==> flow/design.v <==
module INV_IP #(parameter IP_WIDTH = 6) (
    IN_1, IN_2,
    OUT_INV
);
input  [IP_WIDTH-1:0] IN_1, IN_2;
output [IP_WIDTH-1:0] OUT_INV;
parameter LOOP_IDX = 8;
genvar i;
reg [IP_WIDTH-1:0] old_r [0:LOOP_IDX-1];
reg [IP_WIDTH-1:0] r [0:LOOP_IDX-1];
reg [IP_WIDTH-1:0] q [0:LOOP_IDX-1];
reg signed [IP_WIDTH-1:0] old_t [0:LOOP_IDX-1];
reg [3:0] index [1:LOOP_IDX-1];
reg signed [IP_WIDTH-1:0] t [0:LOOP_IDX-1];
generate
for(i=0;i<LOOP_IDX;i=i+1) begin: loop_old_r
    always@(*) begin
        if(i==0) begin
            old_r[0] = (IN_1 > IN_2)? IN_1:IN_2;
        end
        else begin
            old_r[i] = r[i-1];        
        end
    end
end
endgenerate
generate
for(i=0;i<LOOP_IDX;i=i+1) begin: loop_r
    always@(*) begin
        if(i==0) begin
            r[0] = (IN_1 > IN_2)? IN_2:IN_1;
        end
        else begin
            if(r[i-1]!=0)
                r[i] = old_r[i-1] - q[i-1] * r[i-1];
            else
                r[i] = 0;
        end
    end
end
endgenerate
generate
for(i=0;i<LOOP_IDX;i=i+1) begin: loop_q
    always@(*) begin
        if(r[i]!=0)
            q[i] = old_r[i] / r[i];
        else
            q[i] = 0;
    end
end
endgenerate
generate
for(i=0;i<LOOP_IDX;i=i+1) begin: loop_old_t
    always@(*) begin
        if(i==0) begin
            old_t[0] = 0;    
        end
        else begin
            if(r[i-1]!=0) begin
                old_t[i] = t[i-1];
            end
            else
                old_t[i] = 0;
        end
    end
end
endgenerate
generate
for(i=1;i<LOOP_IDX;i=i+1) begin: loop_index
    always@(*) begin
            if(r[i-1]!=0) begin
                index[i] = i;
            end
            else
                index[i] = index[i-1];
    end
end
endgenerate
generate
for(i=0;i<LOOP_IDX;i=i+1) begin: loop_t
    always@(*) begin
        if(i==0) begin
            t[0] = 1;    
        end
        else begin
            if(r[i-1]!=0)
                t[i] = old_t[i-1] - q[i-1] * t[i-1];
            else
                t[i] = 0;
        end
    end
end
endgenerate
assign OUT_INV = (old_t[index[LOOP_IDX-1]][IP_WIDTH-1]==1)? old_t[index[LOOP_IDX-1]]+old_r[0]:old_t[index[LOOP_IDX-1]];
endmodule
module EC_TOP(
    clk, rst_n, in_valid,
    in_Px, in_Py, in_Qx, in_Qy, in_prime, in_a,
    out_valid, out_Rx, out_Ry
);
input clk, rst_n, in_valid;
input [6-1:0] in_Px, in_Py, in_Qx, in_Qy, in_prime, in_a;
output reg out_valid;
output reg [6-1:0] out_Rx, out_Ry;
localparam S_IDLE = 0;
localparam S_IN_DATA = 1;
localparam S_P_ADD = 2;
localparam S_P_DOU = 3;
localparam S_XR_YR = 4;
localparam S_OUT = 5;
parameter IP_WIDTH = 6;
reg [2:0] current_state, next_state;
reg [3:0] cnt_s_p;
reg [2:0] cnt_xr_yr;
reg [5:0] px_reg;
reg [5:0] py_reg;
reg [5:0] qx_reg;
reg [5:0] qy_reg;
reg [5:0] a_reg;
reg [5:0] prime_reg;
wire [5:0] p_sub_xp;
wire [5:0] p_sub_yp;
wire [5:0] p_sub_xq;
wire [5:0] p_sub_xr;
wire [6:0] xq_xp1;
wire [6:0] yq_yp1;
wire [7:0] xr_w;
wire [6:0] xp2_3_a;
reg [5:0] xr_reg ;
reg [5:0] s_reg;
reg [11:0] mod_in;
wire [5:0] mod_out;
reg [IP_WIDTH-1:0]  IN_2;
wire [IP_WIDTH-1:0] OUT_INV;
reg [5:0] yp2_ip;
wire [6:0] xp_xr1;
wire [11:0]mul_out;
reg [5:0] mul_in1, mul_in2;
wire [6:0] s_xp_xr1_yp1;
always@(posedge clk or negedge rst_n) begin
    if(!rst_n)
        current_state <= S_IDLE;
    else
        current_state <= next_state;
end
always@(*) begin
    case (current_state)
        S_IDLE:    next_state = in_valid? S_IN_DATA:S_IDLE;
        S_IN_DATA: next_state = (px_reg==qx_reg && py_reg==qy_reg)? S_P_DOU:S_P_ADD;
        S_P_ADD:   next_state = (cnt_s_p==4)? S_XR_YR:S_P_ADD;
        S_P_DOU:   next_state = (cnt_s_p==8)? S_XR_YR:S_P_DOU;
        S_XR_YR:   next_state = (cnt_xr_yr==6)? S_OUT:S_XR_YR;
        S_OUT:     next_state = S_IDLE;
        default: next_state = S_IDLE;
    endcase
end
always @(posedge clk or negedge rst_n) begin
    if (!rst_n) 
        cnt_s_p <= 0;    
    else begin
        if(current_state==S_P_ADD && cnt_s_p<=3)
            cnt_s_p <= cnt_s_p + 1;
        else if(current_state==S_P_DOU && cnt_s_p<=7)
            cnt_s_p <= cnt_s_p + 1;
        else
            cnt_s_p <= 0;
    end  
end
always @(posedge clk or negedge rst_n) begin
    if (!rst_n) 
        cnt_xr_yr <= 0;    
    else begin
        if(current_state==S_XR_YR && cnt_xr_yr<=5)
            cnt_xr_yr <= cnt_xr_yr + 1;
        else
            cnt_xr_yr <= 0;
    end  
end
always@(posedge clk or negedge rst_n) begin
    if(!rst_n) 
        px_reg <= 0;
    else begin
        if(in_valid)
            px_reg <= in_Px;
    end
end
always@(posedge clk or negedge rst_n) begin
    if(!rst_n) 
        py_reg <= 0;
    else begin
        if(in_valid)
            py_reg <= in_Py;
    end
end
always@(posedge clk or negedge rst_n) begin
    if(!rst_n) 
        qx_reg <= 0;
    else begin
        if(in_valid)
            qx_reg <= in_Qx;
    end
end
always@(posedge clk or negedge rst_n) begin
    if(!rst_n) 
        qy_reg <= 0;
    else begin
        if(in_valid)
            qy_reg <= in_Qy;
    end
end
always@(posedge clk or negedge rst_n) begin
    if(!rst_n) 
        a_reg <= 0;
    else begin
        if(in_valid)
            a_reg <= in_a;
    end
end
always@(posedge clk or negedge rst_n) begin
    if(!rst_n) 
        prime_reg <= 2;
    else begin
        if(in_valid)
            prime_reg <= in_prime;
    end
end
assign p_sub_xp = prime_reg - px_reg;
assign p_sub_yp = prime_reg - py_reg;
assign p_sub_xq = prime_reg - qx_reg;
assign p_sub_xr = prime_reg - mod_out;
assign xq_xp1 = qx_reg + p_sub_xp;    
assign yq_yp1 = qy_reg + p_sub_yp;    
assign xr_w = mod_out + p_sub_xp + p_sub_xq;  
assign xp_xr1 = px_reg + p_sub_xr;
assign s_xp_xr1_yp1 = mod_out + p_sub_yp;
assign xp2_3_a = mod_out + a_reg;
always@(posedge clk or negedge rst_n) begin
    if(!rst_n)
        s_reg <= 0;
    else begin
        if(current_state==S_P_ADD && cnt_s_p==4 || current_state==S_P_DOU && cnt_s_p==8)
            s_reg <= mod_out;
    end
end
always @(posedge clk or negedge rst_n) begin
    if (!rst_n) begin
       xr_reg <= 0;
    end
    else begin
        if(cnt_xr_yr==2) 
            xr_reg <= mod_out;
    end
end
always @(posedge clk or negedge rst_n) begin
    if(!rst_n)
        mod_in <= 0;
    else begin
        if(current_state==S_P_ADD) begin
            case(cnt_s_p)
                'd0: mod_in <= xq_xp1;
                'd1: mod_in <= yq_yp1;
                'd3: mod_in <= mul_out;
            endcase
        end
        else if(current_state==S_P_DOU) begin
            case(cnt_s_p)
                'd0: mod_in <= {py_reg, 1'b0};
                'd2: mod_in <= mul_out;
                'd4: mod_in <= mul_out;
                'd5: mod_in <= xp2_3_a;
                'd7: mod_in <= mul_out;
            endcase
        end
        else if(current_state==S_XR_YR) begin
             case(cnt_xr_yr)
                'd0: mod_in <= mul_out;
                'd1: mod_in <= xr_w;
                'd2: mod_in <= xp_xr1;
                'd4: mod_in <= mul_out;
                'd5: mod_in <= s_xp_xr1_yp1;
            endcase
        end
    end
end
assign mod_out = mod_in % prime_reg;
always@(posedge clk or negedge rst_n) begin
    if(!rst_n)
        IN_2 <= 0;
    else begin
        if((current_state==S_P_ADD || current_state==S_P_DOU) && cnt_s_p==1) begin
            IN_2 <= mod_out;
        end
    end
end
INV_IP #(.IP_WIDTH(IP_WIDTH)) I_INV_IP ( .IN_1(prime_reg), .IN_2(IN_2), . OUT_INV(OUT_INV));
always@(posedge clk or negedge rst_n) begin
    if(!rst_n) 
        yp2_ip <= 0;
    else begin
        if(current_state==S_P_DOU && cnt_s_p==2)
            yp2_ip <= OUT_INV;
    end
end
always @(posedge clk or negedge rst_n) begin
    if(!rst_n)
        mul_in1 <= 0;
    else begin
         if(current_state==S_P_ADD) begin
            case(cnt_s_p)
                'd2: mul_in1 <= mod_out;
                'd4: mul_in1 <= mod_out;
            endcase
        end
        else if(current_state==S_P_DOU) begin
            case(cnt_s_p)
                'd1: mul_in1 <= px_reg;
                'd3: mul_in1 <= 3;
                'd6: mul_in1 <= mod_out;
                'd8: mul_in1 <= mod_out;
            endcase
        end
        else if(current_state==S_XR_YR) begin
            case(cnt_xr_yr)
                'd3: mul_in1 <= s_reg;
            endcase
        end
    end
end
always @(posedge clk or negedge rst_n) begin
    if(!rst_n)
        mul_in2 <= 0;
    else begin
         if(current_state==S_P_ADD) begin
            case(cnt_s_p)
                'd2: mul_in2 <= OUT_INV;
                'd4: mul_in2 <= mod_out;
            endcase
        end
        else if(current_state==S_P_DOU) begin
            case(cnt_s_p)
                'd1: mul_in2 <= px_reg;
                'd3: mul_in2 <= mod_out;
                'd6: mul_in2 <= yp2_ip;
                'd8: mul_in2 <= mod_out;
            endcase
        end
        else if(current_state==S_XR_YR) begin
            case(cnt_xr_yr)
                'd3: mul_in2 <= mod_out;
            endcase
        end
    end
end
assign mul_out = mul_in1 * mul_in2;
always @(posedge clk or negedge rst_n) begin
    if(!rst_n)
        out_valid <= 0;
    else begin
        if(cnt_xr_yr==6)
            out_valid <= 1;
        else
            out_valid <= 0;
    end
end
always @(posedge clk or negedge rst_n) begin
    if(!rst_n)
        out_Rx <= 0;
    else begin
        if(cnt_xr_yr==6)
            out_Rx <= xr_reg;
        else
            out_Rx <= 0;
    end
end
always @(posedge clk or negedge rst_n) begin
    if(!rst_n)
        out_Ry <= 0;
    else begin
        if(cnt_xr_yr==6)
            out_Ry <= mod_out;
        else
            out_Ry <= 0;
    end
end
endmodule
# From RTL to reports: EC_TOP
# Tool output for the design above, in the order of the flow.
# Line numbers count from 1 in the design file above.
# Operators carry their Yosys type and port widths (W data, S select, Z words).
# Library cell names are shortened.
# The mark n/a stands for no value.
[setup]
top_module = "EC_TOP"
clk_port = "clk"
lib = "sky130hd"
corner = "tt_025C_1v80"

# After elaboration
# Source: Yosys, flattened and elaborated. Widths are those after wreduce. Registers that Yosys merges into a memory's read port (data or address) are not register bits. Print and check cells do not count.
[classes]
equal = 33
reduce_logical = 32
add_sub_neg = 26
div_mod_pow = 7
compare = 4
multipliers = 12
mux = 66
[op_table]
columns = ["op", "n"]
rows = [
  ["$mul A6 B6 Y6", 11],
  ["$mux W6", 38],
  ["$div A6 B6 Y6", 6],
  ["$sub A6 B6 Y6", 14],
  ["$mod A12 B6 Y12", 1],
  ["$mul A6 B6 Y12", 1],
  ["$pmux W12 S3", 2],
  ["$reduce_bool A6 Y1", 8],
  ["$pmux W12 S4", 1],
  ["$pmux W6 S8", 1],
  ["$add A6 B6 Y7", 6],
  ["$pmux W6 S3", 2],
  ["$mux W12", 3],
  ["$mux W3", 10],
  ["$eq A3 B3 Y1 const B", 8],
  ["$eq A3 B2 Y1 const B", 6],
  ["$eq A4 B3 Y1 const B", 4],
  ["$ne A5 B4 Y1 const B", 3],
  ["$pmux W3 S5", 1],
  ["$reduce_and A4 Y1", 3],
  ["$eq A6 B6 Y1", 2],
  ["$pmux W6 S2", 1],
  ["$eq A3 B1 Y1 const B", 3],
  ["$logic_not A3 Y1", 3],
  ["$logic_and A1 B1 Y1", 8],
  ["$reduce_or A2 Y1", 4],
  ["$eq A4 B2 Y1 const B", 2],
  ["$add A7 B6 Y8", 1],
]
# Not listed: further kinds 20, cells in them 27.
[word_totals]
out_inout_bits = 13
wordCells = 199
register_bits = 107

# Depth
# Depth = most cells in a row (Yosys ltp): at word level without a register or memory, in the mapped netlist without a sequential cell, where the memories' decode and read muxes count.
[logic_depth]
word_depth = 40
abc_area = 0
ltp_mapped = 359
mapped_depth_nobuf = 339

# Synthesis result
# Source: synth_stat.txt of the flow (Yosys; design flattened, memories mapped). It holds for the ABC_AREA given above (unset counts as 0); a run with the other value may have another netlist.
[by_type]
columns = ["type", "n"]
rows = [
  ["ha_1", 416],
  ["dfrtp_1", 108],
  ["fa_1", 109],
  ["xnor2_1", 151],
  ["nor2_1", 299],
  ["inv_1", 292],
  ["a21oi_1", 190],
  ["nand2_1", 234],
  ["o21ai_0", 153],
  ["xor2_1", 87],
  ["o21a_1", 91],
  ["a21o_1", 86],
  ["mux2_2", 53],
  ["nor3_1", 109],
  ["mux2i_1", 51],
  ["nand2b_1", 61],
  ["clkbuf_1", 82],
  ["nor2b_1", 39],
]
# Not listed: further types 82, cells in them 487.
[synth_totals]
area_um2 = 24641.1
n_buf = 94
flip_flops = 110
cells = 3098
# The figures by module come from a second, unflattened synthesis with its own total; it is not the netlist above.
[hier_totals]
cells_unflattened = 3256
area_unflattened_um2 = 25717.2
# Each row is one instance without its submodules.
[by_module]
columns = ["module", "area_um2", "n_inst", "mod_seq_area_um2", "n_cells"]
rows = [
  ["INV_IP (IP_WIDTH=6)", 13850.8, 1, 0.0, 1864],
  ["EC_TOP", 11866.4, 1, 2755.1, 1392],
]

# Timing after synthesis
# OpenSTA on the mapped netlist: ideal clock, no wires. The path of least setup slack (recovery checks aside). Input and output delay are each 20% of the period. Register names are those of the netlist, which keeps one name where synthesis merged equal registers.
[synth_timing]
path_type = "reg-to-reg"
from = "reg prime_reg[0]"
to = "reg mul_in2[5]"
period_ns = 77.0
setup_time_ns = 0.121
launch_ns = 0.000
delay_ns = 66.865
arrival_time_ns = 66.744
path_buffers = 22
t_required_ns = 76.879
driving_pins = 339
path_slack_ns = 10.134
period_less_setup_slack_ns = 66.866
# "delay_ns" = arrival - input delay + setup time.
# "driving_pins": output pins that drive a net of the path, with the launching flip-flop's if there is one; two outputs of one cell count as two.
# "period_less_setup_slack_ns" is the clock period less the worst setup slack; recovery checks do not enter. This is arithmetic on one report: input and output delays are still those of the set period (20% each).
# Between the ends stands the longest chain of elaborated cells between them, by number of cells; it is not shown to be the way that was timed. Of several equally long chains one is given.
# Each line given opens the expression or statement behind the cell; cells for indexed reads and writes are added by Yosys, which also makes memories of some case tables.
# At most two assigning lines are given for a register; there are more.
[synth_via]
path_cell_list = "dfrtp_1 -> clkbuf_1 -> clkinv_1 -> ha_1 -> nor2b_1 -> o2111ai_2 -> a31oi_2 -> buf_2 -> clkbuf_1 -> clkbuf_1 -> nor2_1 -> a21oi_1 -> ha_1 -> o21a_1 -> nor2_1 -> nor2_1 -> nor2_1 -> a21oi_1 -> [... 303 more ...] -> ha_1 -> o41a_1 -> xnor3_1 -> xnor2_1 -> and3_1 -> o2111ai_2 -> buf_6 -> mux2i_1 -> a21oi_1 -> inv_1 -> ha_1 -> a21o_1 -> a21oi_1 -> o21bai_1 -> a21oi_1 -> xor2_1 -> nor3b_1 -> o22a_1"
elab_chain_len = 40
[synth_lines]
columns = ["element", "line_no", "rtl"]
rows = [
  ["from (decl)", 120, "reg [5:0] prime_reg;"],
  ["from (assign)", 221, "prime_reg <= 2;"],
  ["from (assign)", 224, "prime_reg <= in_prime;"],
  ["$gt A6 B6 Y1", 19, "old_r[0] = (IN_1 > IN_2)? IN_1:IN_2;"],
  ["$mux W6", 19, ""],
  ["$div A6 B6 Y6", 46, "q[i] = old_r[i] / r[i];"],
  ["$mux W6", 45, "if(r[i]!=0)"],
  ["$mul A6 B6 Y6", 35, "r[i] = old_r[i-1] - q[i-1] * r[i-1];"],
  ["$sub A6 B6 Y6", 35, ""],
  ["$mux W6", 34, "if(r[i-1]!=0)"],
  ["[... 26 more ...]", "n/a", ""],
  ["$mux W3", 71, "if(r[i-1]!=0) begin"],
  ["$eq A3 B3 Y1", 94, "assign OUT_INV = (old_t[index[LOOP_IDX-1]][IP_WIDTH-1]==1)? old_t[index[LOOP_IDX-1]]+old_r[0]:old_t[index[LOOP ..."],
  ["$pmux W6 S8", 94, ""],
  ["$add A6 B6 Y6", 94, ""],
  ["$mux W6", 94, ""],
  ["$pmux W6 S2", 334, "case(cnt_s_p)"],
  ["$mux W6", 333, "if(current_state==S_P_ADD) begin"],
  ["to (assign)", 336, "'d4: mul_in2 <= mod_out;"],
  ["to (assign)", 341, "'d1: mul_in2 <= px_reg;"],
  ["to (decl)", 138, "reg [5:0] mul_in1, mul_in2;"],
]

# Path in the finished layout
# From the final timing report of stored run 1: the path of least setup slack in the routed layout; clock arrival at registers is part of the times.
[layout_timing]
path_type = "reg-to-reg"
from = "reg IN_2[1]"
to = "reg mul_in2[5]"
path_slack_ns = 7.77
arrival_time_ns = 64.79
setup_time_ns = 0.11
launch_ns = 0.36
path_buffers = 5
t_required_ns = 72.55
driving_pins = 335
period_ns = 72.3
# Between the ends stands the longest chain of elaborated cells between them, by number of cells; it is not shown to be the way that was timed. Of several equally long chains one is given.
# At most two assigning lines are given for a register; there are more.
[layout_via]
path_cell_list = "dfrtp_2 -> inv_1 -> ha_1 -> nor2b_2 -> o2111ai_4 -> a31oi_4 -> buf_4 -> o2bb2ai_1 -> ha_1 -> o21a_1 -> nor2_4 -> nor2_1 -> nor2_1 -> a21oi_1 -> ha_1 -> nand2_1 -> a311oi_2 -> a2111oi_2 -> [... 299 more ...] -> fa_1 -> ha_1 -> o41a_1 -> xnor3_1 -> xnor2_2 -> and3_4 -> o2111ai_4 -> mux2i_1 -> a21oi_2 -> inv_1 -> ha_1 -> a21o_1 -> a21oi_2 -> o21bai_1 -> a21oi_1 -> xor2_1 -> nor3b_1 -> o22a_1"
elab_chain_len = 40
[layout_lines]
columns = ["element", "line_no", "rtl"]
rows = [
  ["from (decl)", 133, "reg [IP_WIDTH-1:0]  IN_2;"],
  ["from (assign)", 288, "IN_2 <= 0;"],
  ["from (assign)", 291, "IN_2 <= mod_out;"],
  ["$gt A6 B6 Y1", 19, "old_r[0] = (IN_1 > IN_2)? IN_1:IN_2;"],
  ["$mux W6", 19, ""],
  ["$div A6 B6 Y6", 46, "q[i] = old_r[i] / r[i];"],
  ["$mux W6", 45, "if(r[i]!=0)"],
  ["$mul A6 B6 Y6", 35, "r[i] = old_r[i-1] - q[i-1] * r[i-1];"],
  ["$sub A6 B6 Y6", 35, ""],
  ["$mux W6", 34, "if(r[i-1]!=0)"],
  ["[... 26 more ...]", "n/a", ""],
  ["$mux W3", 71, "if(r[i-1]!=0) begin"],
  ["$eq A3 B3 Y1", 94, "assign OUT_INV = (old_t[index[LOOP_IDX-1]][IP_WIDTH-1]==1)? old_t[index[LOOP_IDX-1]]+old_r[0]:old_t[index[LOOP ..."],
  ["$pmux W6 S8", 94, ""],
  ["$add A6 B6 Y6", 94, ""],
  ["$mux W6", 94, ""],
  ["$pmux W6 S2", 334, "case(cnt_s_p)"],
  ["$mux W6", 333, "if(current_state==S_P_ADD) begin"],
  ["to (assign)", 336, "'d4: mul_in2 <= mod_out;"],
  ["to (assign)", 341, "'d1: mul_in2 <= px_reg;"],
  ["to (decl)", 138, "reg [5:0] mul_in1, mul_in2;"],
]

# EC_TOP through Yosys and OpenROAD on sky130hd: 4 stored runs, unordered, with their settings and measured results. The constraints put input and output delay at 20% of the set period each and load the outputs with 0.01 pF.
# "clock_period_reached_ns" means the clock period less the worst setup slack. The figure is calculated, with input and output delays left at 20% of the set period.
# "worst_setup_path_time_ns" = time allowed to the worst setup path (clock period - input delay - output delay, where it has them) - its slack; a late launch clock adds to it, a late capture clock takes from it.

[[run]]
name = "stored run 1"
[run.settings]
CELL_PAD_IN_SITES_DETAIL_PLACEMENT = 0
CORE_MARGIN = 10
CORE_UTILIZATION = 64
CTS_CLUSTER_DIAMETER = 297
CTS_CLUSTER_SIZE = 18
GPL_TIMING_DRIVEN = 1
PLACE_DENSITY_LB_ADDON = 0.29
SETUP_SLACK_MARGIN = 5.0
SLEW_MARGIN = 30
period_ns = 72.3
CAP_MARGIN = 20
[run.results]
cell_area_final_um2 = 27376.3
fin_util_pct = 72.3
die_area_um2 = 46751.1
yosys.chip_area_um2 = 24641.1
clock_period_reached_ns = 64.531
worst_setup_path_time_ns = 64.53
critical_path_kind = "reg-to-reg"
setup_ws_ns = 7.769
setupTns_ns = 0.000
hold_worst_slack_ns = 0.437

[[run]]
name = "stored run 2"
[run.settings]
CAP_MARGIN = 40
CORE_MARGIN = 3
CORE_UTILIZATION = 43
CTS_CLUSTER_SIZE = 55
GPL_TIMING_DRIVEN = 0
HOLD_SLACK_MARGIN = 0.2
SETUP_SLACK_MARGIN = 5.0
SLEW_MARGIN = 0
TNS_END_PERCENT = 5
period_ns = 42.2
[run.results]
die_area_um2 = 60213.8
clock_period_reached_ns = 63.512
setup_ws_ns = -21.312
setupTns_ns = -253.055
worst_setup_path_time_ns = 63.51
critical_path_kind = "reg-to-reg"
fin_util_pct = 55.2
yosys.chip_area_um2 = 24641.1
hold_worst_slack_ns = 0.443
cell_area_final_um2 = 31186.2

[[run]]
name = "stored run 3"
[run.settings]
CELL_PAD_IN_SITES_DETAIL_PLACEMENT = 2
CELL_PAD_IN_SITES_GLOBAL_PLACEMENT = 3
CORE_ASPECT_RATIO = 1.04
CORE_MARGIN = 6
CORE_UTILIZATION = 58
GPL_ROUTABILITY_DRIVEN = 1
HOLD_SLACK_MARGIN = -0.04
MAX_ROUTING_LAYER = "met5"
MIN_ROUTING_LAYER = "met2"
SETUP_SLACK_MARGIN = -2.0
period_ns = 66.5
CAP_MARGIN = 20
SLEW_MARGIN = 20
[run.results]
outcome = "not finished: placement ended with error GPL-0301"

[[run]]
name = "stored run 4"
[run.settings]
ABC_AREA = 1
CAP_MARGIN = 30
CELL_PAD_IN_SITES_DETAIL_PLACEMENT = 2
CELL_PAD_IN_SITES_GLOBAL_PLACEMENT = 0
CORE_ASPECT_RATIO = 1.07
CORE_MARGIN = 3
CORE_UTILIZATION = 35
CTS_CLUSTER_SIZE = 80
GPL_TIMING_DRIVEN = 1
PLACE_DENSITY = 0.88
SLEW_MARGIN = 20
TNS_END_PERCENT = 60
period_ns = 95.6
[run.results]
outcome = "not finished: routing ended with error GRT-0116"
